==> flow/design.v <==
`timescale 1ns / 1ps
module helper_bcd_to_7seg(
    input wire [3:0] bcd_in,
    output reg [6:0] seg_out
);
    always @(*) begin
        case (bcd_in)
            4'd0: seg_out = 7'b1000000;
            4'd1: seg_out = 7'b1111001;
            4'd2: seg_out = 7'b0100100;
            4'd3: seg_out = 7'b0110000;
            4'd4: seg_out = 7'b0011001;
            4'd5: seg_out = 7'b0010010;
            4'd6: seg_out = 7'b0000010;
            4'd7: seg_out = 7'b1111000;
            4'd8: seg_out = 7'b0000000;
            4'd9: seg_out = 7'b0010000;
            4'd10: seg_out = 7'b0111111;  
            default: seg_out = 7'b1111111;  
        endcase
    end
endmodule
`timescale 1ns / 1ps
module seven_seg_display(
    input wire clk,
    input wire reset,  
    input wire [15:0] bcd_digit,   
    output wire [6:0] seg,  
    output wire [3:0] an            
);
    reg [2:0] digit_index;
    reg [3:0] current_bcd;
    reg [19:0] refresh_counter;
    wire [6:0] seg_out;
    helper_bcd_to_7seg d5 (.bcd_in(current_bcd),.seg_out(seg_out));
    always @(posedge clk or posedge reset) begin
        if (reset) begin
            refresh_counter <= 0;
            digit_index <= 0;
        end else begin
            refresh_counter <= refresh_counter + 1;
            if (refresh_counter == 10) begin
                refresh_counter <= 0;
                digit_index <= digit_index + 1;
                if (digit_index == 3'd3)  
                    digit_index <= 0;
            end
        end
    end
    always @(*) begin
        case (digit_index)
            3'd0: current_bcd = bcd_digit[3:0];      
            3'd1: current_bcd = bcd_digit[7:4];      
            3'd2: current_bcd = bcd_digit[11:8];     
            3'd3: current_bcd = bcd_digit[15:12];    
            default: current_bcd = 4'd15;            
        endcase
    end 
    assign seg = seg_out;
reg [3:0] an_reg;
always @(*) begin
    case (digit_index)
        3'd0: an_reg = 4'b1110;  
        3'd1: an_reg = 4'b1101;  
        3'd2: an_reg = 4'b1011;  
        3'd3: an_reg = 4'b0111;  
        default: an_reg = 4'b1111;
    endcase
end
assign an = an_reg;
endmodule
`timescale 1ns / 1ps
module bin_to_bcd #( parameter W = 18)   
  ( input [W-1:0] bin,   
    output reg [W+(W-4)/3:0] bcd);  
  integer i,j;
  always @(bin) begin
    for(i = 0; i <= W+(W-4)/3; i = i+1) bcd[i] = 0;      
    bcd[W-1:0] = bin;                                    
    for(i = 0; i <= W-4; i = i+1)                        
      for(j = 0; j <= i/3; j = j+1)                      
        if (bcd[W-i+4*j -: 4] > 4)                       
          bcd[W-i+4*j -: 4] = bcd[W-i+4*j -: 4] + 4'd3;  
  end
endmodule
`timescale 1ns / 1ps
  module serial_parallel_multiplier(
    input clk, rst,
    input start,
    input [7:0] x, y,
    output reg [15:0] P,
    output reg flag
    );
     reg state;
    reg [7:0] x_reg;
    reg [7:0] y_reg;
    reg s;
    reg [3:0] counter;
    always @(posedge clk , posedge rst) begin
        if (rst) begin
            flag <= 0;
            x_reg <= 0;
            y_reg <= 0;
            P <= 0;
            counter <= 0;
            state <= 0;
        end
        else if (start && state == 0) begin
            state <= 1;
            flag <= 0;
               s <= x[7] ^ y[7];
            y_reg <= y[7] ? (~y + 1) : y;
            x_reg <= x[7] ? (~x + 1) : x;
                P <= 0;
           counter <= 8;
        end
        else if (state) begin
            if (counter > 0) begin
                P <= P + (y_reg[0] ? ({8'b0, x_reg} << (8 - counter)) : 0);
                y_reg <= {y_reg[7], y_reg[7:1]};
                counter <= counter - 1;
            end
            else begin
                P <= s ? (~P + 1) : P;
                flag <= 1;
                state <= 0;
            end
        end
    end
endmodule
`timescale 1ns / 1ps
module top_control_unit(
    input wire clk,
    input wire reset,
    input wire btnL,
    input wire btnR,
    input wire btnC,
    input wire [7:0] multiplicand,
    input wire [7:0] multiplier,
    output wire [6:0] seg,
    output wire [3:0] an,
    output led
);
    wire left_pressed, right_pressed, start_pressed;
    pushbutton_detector pb_left (
        .clk(clk),
        .reset(reset),
        .x(btnL),
        .z(left_pressed)
    );
    pushbutton_detector pb_right (
        .clk(clk),
        .reset(reset),
        .x(btnR),
        .z(right_pressed)
    );
    pushbutton_detector pb_center (
        .clk(clk),
        .reset(reset),
        .x(btnC),
        .z(start_pressed)
    );
    wire [15:0] product;
    wire done;
    serial_parallel_multiplier spm (
        .clk(clk),
        .rst(reset),
        .start(start_pressed),
        .x(multiplicand),
        .y(multiplier),
        .P(product),
        .flag(done)
    );
    assign led = done;
    wire [19:0] bcd_unsigned;
    wire sign_bit = product[15];
    wire [15:0] productabs = sign_bit ? (~product + 1) : product;
    bin_to_bcd #(.W(16)) converter (
        .bin(productabs),
        .bcd(bcd_unsigned)
    );
    reg [1:0] state;
    wire [3:0] d0 = bcd_unsigned[3:0];
    wire [3:0] d1 = bcd_unsigned[7:4];
    wire [3:0] d2 = bcd_unsigned[11:8];
    wire [3:0] d3 = bcd_unsigned[15:12];
    wire [3:0] d4 = bcd_unsigned[19:16];
    wire [3:0] d5 = sign_bit ? 4'd10 : 4'd15;
    reg [15:0] active_digits;   
    wire tick;
    clockDivider #(50) divide (clk,reset,tick);
   always @(posedge clk or posedge reset) begin
    if (reset)
        state <= 0;
    else if (tick) begin
        case (state)
            2'd0: if (right_pressed) state <= 1;
            2'd1: begin
                if (right_pressed) state <= 2;
                else if (left_pressed) state <= 0;
            end
            2'd2: if (left_pressed) state <= 1;
            default: state <= 0;
        endcase
    end
end
    always @(*) begin
        case (state)
            2'd0: active_digits = {d5, d4, d3, d2};  
            2'd1: active_digits = {d5, d3, d2, d1};  
            2'd2: active_digits = {d5, d2, d1, d0};  
            default: active_digits = {d5, d4, d3, d2};
        endcase
    end
    seven_seg_display display_unit (
        .clk(clk),
        .reset(reset),
        .bcd_digit(active_digits),  
        .seg(seg),
        .an(an)
    );
endmodule
module pushbutton_detector(
input clk,reset,x,
output z
    );
wire tick;
clockDivider #(50) divide (clk,reset,tick);
wire out;
debouncer deb(clk,tick,reset,x,out);
wire out2;
synchronizer sync(clk,tick,reset,out,out2);
wire out3;
rising_edge rizz(clk,tick,reset,out2,out3);
assign z = out3;     
endmodule
module rising_edge(
input clk, en, reset, x,
output reg z
    );
    reg x_prev;
    always @(posedge clk or posedge reset) begin
        if (reset) begin
            x_prev <= 0;
            z <= 0;
        end else if (en) begin
            z <= x & ~x_prev;   
            x_prev <= x;
        end
    end
endmodule
module debouncer(input clk, en, rst, in, output out);
reg q1,q2,q3;
always@(posedge clk, posedge rst) begin
if(rst == 1'b1) begin
q1 <= 0;
q2 <= 0;
q3 <= 0;
end
else if (en) begin
q1 <= in;
q2 <= q1;
q3 <= q2;
end
end
assign out = (rst) ? 0 : q1&q2&q3;
endmodule
module synchronizer ( input wire clk, en, rst, sig, output reg sig1 );
 reg meta;
 always @(posedge clk, posedge rst) begin
 if (rst) begin
 meta <= 0;
 sig1 <= 0;
 end
 else if (en) begin
 meta <= sig;
 sig1 <= meta;
 end
 end
endmodule
module clockDivider #(parameter n = 50000000)
(input clk, rst, output tick);
wire [31:0] count;
reg clk_out;
counter_x_bit #(32,n) counterMod
(.clk(clk), .reset(rst),.en(1'b1), .count(count));
assign tick = (count == n-1) && !clk_out;
always @ (posedge clk, posedge rst) begin
if (rst)  
clk_out <= 0;
else if (count == n-1)
clk_out <= ~ clk_out;
end
endmodule
module counter_x_bit #(parameter x = 3, n = 6)
(input clk, reset, en, output reg [x-1:0] count);
always @(posedge clk, posedge reset) begin
if (reset == 1)
    count <= 0; 
else if(!en)
    count <= count; 
else if(count == n-1)
    count <= 0; 
else
    count <= count + 1;
end
endmodule
# ---- From RTL to reports: top_control_unit
# The steps from the RTL of top_control_unit to its reports follow in flow order.
# Line numbers count from 1 in the design file above.
# Operators: Yosys type, input widths -> output width; for muxes data width and select width s.
# Cell names lack the library's common part.
# The mark n/a stands for no value.
dict set report inputs {
  top_module {top_control_unit}
  clock {clk}
  library {sky130hd}
  lib_corner {tt_025C_1v80}
}

# ---- After elaboration
# Yosys after proc, flatten, opt, wreduce and memory -nomap, before mapping. Memory bits, and registers merged into a memory's read port (data or address), are not among the register bits. Print and check cells are not counted. Equal cells are merged and count once.
# Memory sizes are those after Yosys's memory passes, which may raise the word count (mostly to a power of two), join words into wider ones and drop unused or constant bits.
dict set report word_totals {
  word_cells 253
  memories 1
  rom_bits 112
  regBits 217
}
dict set report classes {
  reduce_and_logical 18
  n_mux 73
  add_sub_neg 47
  equal 15
  n_logic 22
  cmp 36
  shift 1
}
# name words word_bits read_ports write_ports line
set mem_list {}
lappend mem_list {{(no name shown)} 16 7 1 0 7} ;# case (bcd_in)
# op count
set ops {}
lappend ops {{$mux 4} 37}
lappend ops {{$add 32x1->32 const B} 4}
lappend ops {{$eq 32x6->1 const B} 4}
lappend ops {{$mux 32} 4}
lappend ops {{$add 4x2->4 const B} 30}
lappend ops {{$gt 4x3->1 const B} 30}
lappend ops {{$mux 16} 6}
lappend ops {{$shl 8x32->16} 1}
lappend ops {{$pmux 4 s4} 2}
lappend ops {{$mux 8} 4}
lappend ops {{$pmux 12 s2} 1}
lappend ops {{$add 20x1->20 const B} 1}
lappend ops {{$eq 20x4->1 const B} 1}
lappend ops {{$mux 20} 1}
lappend ops {{$add 16x1->16 const B} 1}
lappend ops {{$add 16x16->16} 1}
lappend ops {{$not 16->16} 1}
lappend ops {{$add 3x2->4 const B} 4}
lappend ops {{$add 8x1->8 const B} 2}
lappend ops {{$not 8->8} 2}
lappend ops {{$gt 3x3->1 const B} 5}
lappend ops {{$and 1x1->1} 9}
lappend ops {{$not 1->1} 9}
lappend ops {{$mux 3} 3}
lappend ops {{$mux 1} 9}
lappend ops {{$reduce_and 2->1} 4}
lappend ops {{$mux 2} 4}
lappend ops {{$mux 7} 1}
# Not listed: further kinds 20, cells in them 31.

# ---- Logic depth
# Yosys ltp: most cells in a row. Word level: on the elaborated netlist, between registers, memories and ports. Mapped: between sequential cells and ports; inverters and the memories' decode and read muxes count.
dict set report depth {
  word_depth 31
  abc_area 1
  ltp_mapped 93
  depth_no_buf 93
}

# ---- Netlist
# The flow's flattened synthesis, as Yosys stat reports it; memories are mapped. The netlist is that of the ABC_AREA named above (0 if unset); the other value can give another one.
# Totals and module areas in this step are rounded.
# cell_type count type_area_um2
set by_type {}
lappend by_type {dfrtp_1 216 5.41E+03}
lappend by_type {nand2_1 749 2.81E+03}
lappend by_type {inv_1 477 1.79E+03}
lappend by_type {nand3_1 331 1.66E+03}
lappend by_type {ha_1 82 1.03E+03}
lappend by_type {nor2_1 242 908.371}
lappend by_type {o21ai_0 145 725.696}
lappend by_type {nand2_2 77 481.712}
lappend by_type {xor2_1 54 472.954}
lappend by_type {nand2_4 29 326.563}
lappend by_type {a21oi_1 65 325.312}
lappend by_type {nand4_1 49 306.544}
lappend by_type {nor3_1 43 215.206}
lappend by_type {nand3_2 21 210.202}
lappend by_type {nor4_1 32 200.192}
lappend by_type {inv_2 37 138.883}
lappend by_type {xnor2_1 15 131.376}
lappend by_type {nand3_4 7 122.618}
# Not listed: further types 48, cells in them 209.
dict set report mapped {
  mapped_area_um2 18800
  n_buf 26
  ff_cells 218
  cells 2880
}

# ---- Timing after synthesis
# Path of least setup slack by OpenSTA after synthesis, without wires, with an ideal clock, recovery checks aside; 20% of the period is set as input and as output delay. Where synthesis merged equal registers, the netlist keeps one of their names.
dict set report synth_path {
  kind {reg-to-output}
  from {register spm.P[1]}
  to {output port seg[3]}
  delay_ns 9.490
  required_time_ns 24.000
  n_path_buf 0
  path_stages 83
  clock_period_ns 30.0
  t_arrival_ns 9.490
  setup_slack_ns 14.510
  synth_period_reached_ns 15.49
}
# "delay_ns" is the arrival time less input delay plus setup time.
# At an output port there is no setup time.
# "path_stages": output pins that drive a net of the path, with the launching flip-flop's if there is one; two outputs of one cell count as two.
# "synth_period_reached_ns" is the clock period less the worst setup slack; recovery checks do not enter. This is arithmetic on one report: input and output delays are still those of the set period (20% each).
# The rows between start and end are the longest chain of elaborated cells between them; the timing report does not say that the signal goes this way. Where chains are equally long, one stands for them.
# A line is the first line of the expression or statement that the cell stems from. Yosys adds cells for indexed reads and writes and turns some case tables into memories.
# A memory read counts as a cell of the chain, while the word-level depth stops at memories.
# At most two assigning lines are given for a register; there are more.
dict set report synth_via {
  cell_sequence {dfrtp_1 > inv_1 > ha_1 > nand2_1 > nor2_4 > nand3_1 > nand3_1 > nand2_1 > nor2_1 > inv_1 > ha_1 > xor2_1 > ha_1 > o21ai_2 > xnor2_1 > ha_1 > inv_1 > nand3_1 > [47 not listed] > inv_1 > nand3_1 > nand2_1 > nand2_1 > and2_1 > ha_1 > nand3b_1 > nand2_1 > nand2_1 > a31oi_1 > a21oi_1 > a21oi_1 > nand3_2 > ha_1 > nand2_1 > nand2_1 > nand2_1 > nand2_1}
  elab_chain_len 32
  cells_between 111
  cone_classes {add/sub: 36; compare: 35; mux: 38; logic: 1; memory: 1}
}
# item line
set synth_lines {}
lappend synth_lines {{start, declared} 91} ;# output reg [15:0] P,
lappend synth_lines {{start, assigned} 119} ;# P <= P + (y_reg[0] ? ({8'b0, x_reg} << (8 - counter)) : 0);
lappend synth_lines {{start, assigned} 124} ;# P <= s ? (~P + 1) : P;
lappend synth_lines {{$not 16->16} 177}
lappend synth_lines {{$add 16x1->16} 177}
lappend synth_lines {{$mux 16} 177}
lappend synth_lines {{$add 3x2->4} 83} ;# bcd[W-i+4*j -: 4] = bcd[W-i+4*j -: 4] + 4'd3;
lappend synth_lines {{$mux 4} 82} ;# if (bcd[W-i+4*j -: 4] > 4)
lappend synth_lines {{$gt 4x3->1} 82}
lappend synth_lines {{$mux 4} 82}
lappend synth_lines {{[18 not listed]} n/a}
lappend synth_lines {{$add 4x2->4} 83}
lappend synth_lines {{$mux 4} 82}
lappend synth_lines {{$add 4x2->4} 83}
lappend synth_lines {{$mux 4} 82}
lappend synth_lines {{$pmux 12 s2} 208} ;# case (state)
lappend synth_lines {{$pmux 4 s4} 51} ;# case (digit_index)
lappend synth_lines {{$mem_v2 16x7} 7} ;# case (bcd_in)
lappend synth_lines {{end, declared} 140} ;# output wire [6:0] seg,

# ---- Timing after layout
# Path of least setup slack in the final report of entry C (OpenROAD, finished layout, wires in). Where an end is a register, its clock arrival counts in the times.
dict set report layout_path {
  kind {reg-to-output}
  from {register spm.P[15]}
  to {output port seg[3]}
  setup_slack_ns 2.07
  clock_period_ns 17.6
  required_time_ns 14.08
  path_stages 80
  t_arrival_ns 12.01
  n_path_buf 1
}
# The rows between start and end are the longest chain of elaborated cells between them; the timing report does not say that the signal goes this way. Where chains are equally long, one stands for them.
# A memory read counts as a cell of the chain, while the word-level depth stops at memories.
# At most two assigning lines are given for a register; there are more.
dict set report layout_via {
  cell_sequence {dfrtp_1 > inv_1 > nand2_1 > nand2_4 > inv_1 > nor2_1 > inv_1 > ha_1 > xor2_1 > ha_1 > o21ai_2 > xnor2_1 > ha_1 > inv_1 > nand3_1 > nand3_2 > nand2_4 > nand2_1 > [44 not listed] > nand3_1 > nand2_1 > nand2_1 > and2_1 > ha_1 > nand3b_1 > nand2_1 > nand2_1 > a31oi_1 > a21oi_1 > a21oi_1 > nand3_2 > ha_1 > nand2_1 > nand2_1 > nand2_1 > nand2_1 > clkdlybuf4s50_1}
  elab_chain_len 32
  cells_between 112
  cone_classes {add/sub: 36; compare: 35; mux: 39; logic: 1; memory: 1}
}
# item line
set layout_lines {}
lappend layout_lines {{start, declared} 91} ;# output reg [15:0] P,
lappend layout_lines {{start, assigned} 119} ;# P <= P + (y_reg[0] ? ({8'b0, x_reg} << (8 - counter)) : 0);
lappend layout_lines {{start, assigned} 124} ;# P <= s ? (~P + 1) : P;
lappend layout_lines {{$not 16->16} 177}
lappend layout_lines {{$add 16x1->16} 177}
lappend layout_lines {{$mux 16} 177}
lappend layout_lines {{$gt 3x3->1} 82} ;# if (bcd[W-i+4*j -: 4] > 4)
lappend layout_lines {{$mux 4} 82}
lappend layout_lines {{$gt 4x3->1} 82}
lappend layout_lines {{$mux 4} 82}
lappend layout_lines {{[18 not listed]} n/a}
lappend layout_lines {{$add 4x2->4} 83} ;# bcd[W-i+4*j -: 4] = bcd[W-i+4*j -: 4] + 4'd3;
lappend layout_lines {{$mux 4} 82}
lappend layout_lines {{$add 4x2->4} 83}
lappend layout_lines {{$mux 4} 82}
lappend layout_lines {{$pmux 12 s2} 208} ;# case (state)
lappend layout_lines {{$pmux 4 s4} 51} ;# case (digit_index)
lappend layout_lines {{$mem_v2 16x7} 7} ;# case (bcd_in)
lappend layout_lines {{end, declared} 140} ;# output wire [6:0] seg,

; Measured results for top_control_unit: 5 stored runs of the Yosys and OpenROAD flow on sky130hd. The settings differ; the order carries no meaning. The constraints put input and output delay at 20% of the set period each and load the outputs with 0.01 pF.
; By "worst_setup_path_time_ns" is meant the share of the clock period that the worst setup path is allowed (20% is reserved at inputs, 20% at outputs), minus its slack. Clock arrival times at its registers enter into it.
; "fin_power_mw" is the tool's figure for a default switching activity; nothing was simulated.
; Results are given in rounded form.

[entry A: settings]
CORE_ASPECT_RATIO = 1.12
CORE_UTILIZATION = 70
CTS_CLUSTER_SIZE = 44
MAX_ROUTING_LAYER = met5
PLACE_DENSITY_LB_ADDON = 0.08
SETUP_SLACK_MARGIN = -0.47
SLEW_MARGIN = 35
period_ns = 14.7
CAP_MARGIN = 20
CORE_MARGIN = 2
[entry A: results]
outcome = stopped before the end: routing reported GRT-0232

[entry B: settings]
ABC_AREA = 1
CAP_MARGIN = 15
CELL_PAD_IN_SITES_GLOBAL_PLACEMENT = 1
CORE_ASPECT_RATIO = 1.3
CORE_UTILIZATION = 61
CTS_CLUSTER_SIZE = 52
PLACE_DENSITY_LB_ADDON = 0.24
period_ns = 15.8
CORE_MARGIN = 2
SLEW_MARGIN = 20
[entry B: results]
outcome = stopped before the end: placement reported FLW-0024

[entry C: settings]
ABC_AREA = 1
CAP_MARGIN = 0
CELL_PAD_IN_SITES_DETAIL_PLACEMENT = 0
CELL_PAD_IN_SITES_GLOBAL_PLACEMENT = 3
CORE_ASPECT_RATIO = 0.68
CORE_MARGIN = 2
CORE_UTILIZATION = 39
CTS_CLUSTER_SIZE = 24
PLACE_DENSITY_LB_ADDON = 0.27
SLEW_MARGIN = 30
period_ns = 17.6
[entry C: results]
final_cell_area_um2 = 20800
final_die_area_um2 = 50000
tns_ns = 0.000
fin_ws_ns = 2.07
final_hold_ws_ns = 0.456
worst_setup_path_time_ns = 12.01
critical_path_type = reg-to-output
yosys.chip_area_um2 = 18800
fin_power_mw = 1.08

[entry D: settings]
CAP_MARGIN = 0
HOLD_SLACK_MARGIN = 0.21
SLEW_MARGIN = 10
period_ns = 30.0
CORE_MARGIN = 2
CORE_UTILIZATION = 40
[entry D: results]
final_cell_area_um2 = 21000
final_die_area_um2 = 50200
tns_ns = 0.000
fin_ws_ns = 6.22
final_hold_ws_ns = 0.470
worst_setup_path_time_ns = 17.78
critical_path_type = reg-to-output
yosys.chip_area_um2 = 19400
fin_power_mw = 0.616

[entry E: settings]
CORE_UTILIZATION = 40
SETUP_SLACK_MARGIN = -1.05
period_ns = 24.2
CAP_MARGIN = 20
CORE_MARGIN = 2
SLEW_MARGIN = 20
[entry E: results]
final_cell_area_um2 = 21000
final_die_area_um2 = 50200
tns_ns = 0.000
fin_ws_ns = 1.49
final_hold_ws_ns = 0.468
worst_setup_path_time_ns = 17.87
critical_path_type = reg-to-output
yosys.chip_area_um2 = 19400
fin_power_mw = 0.760
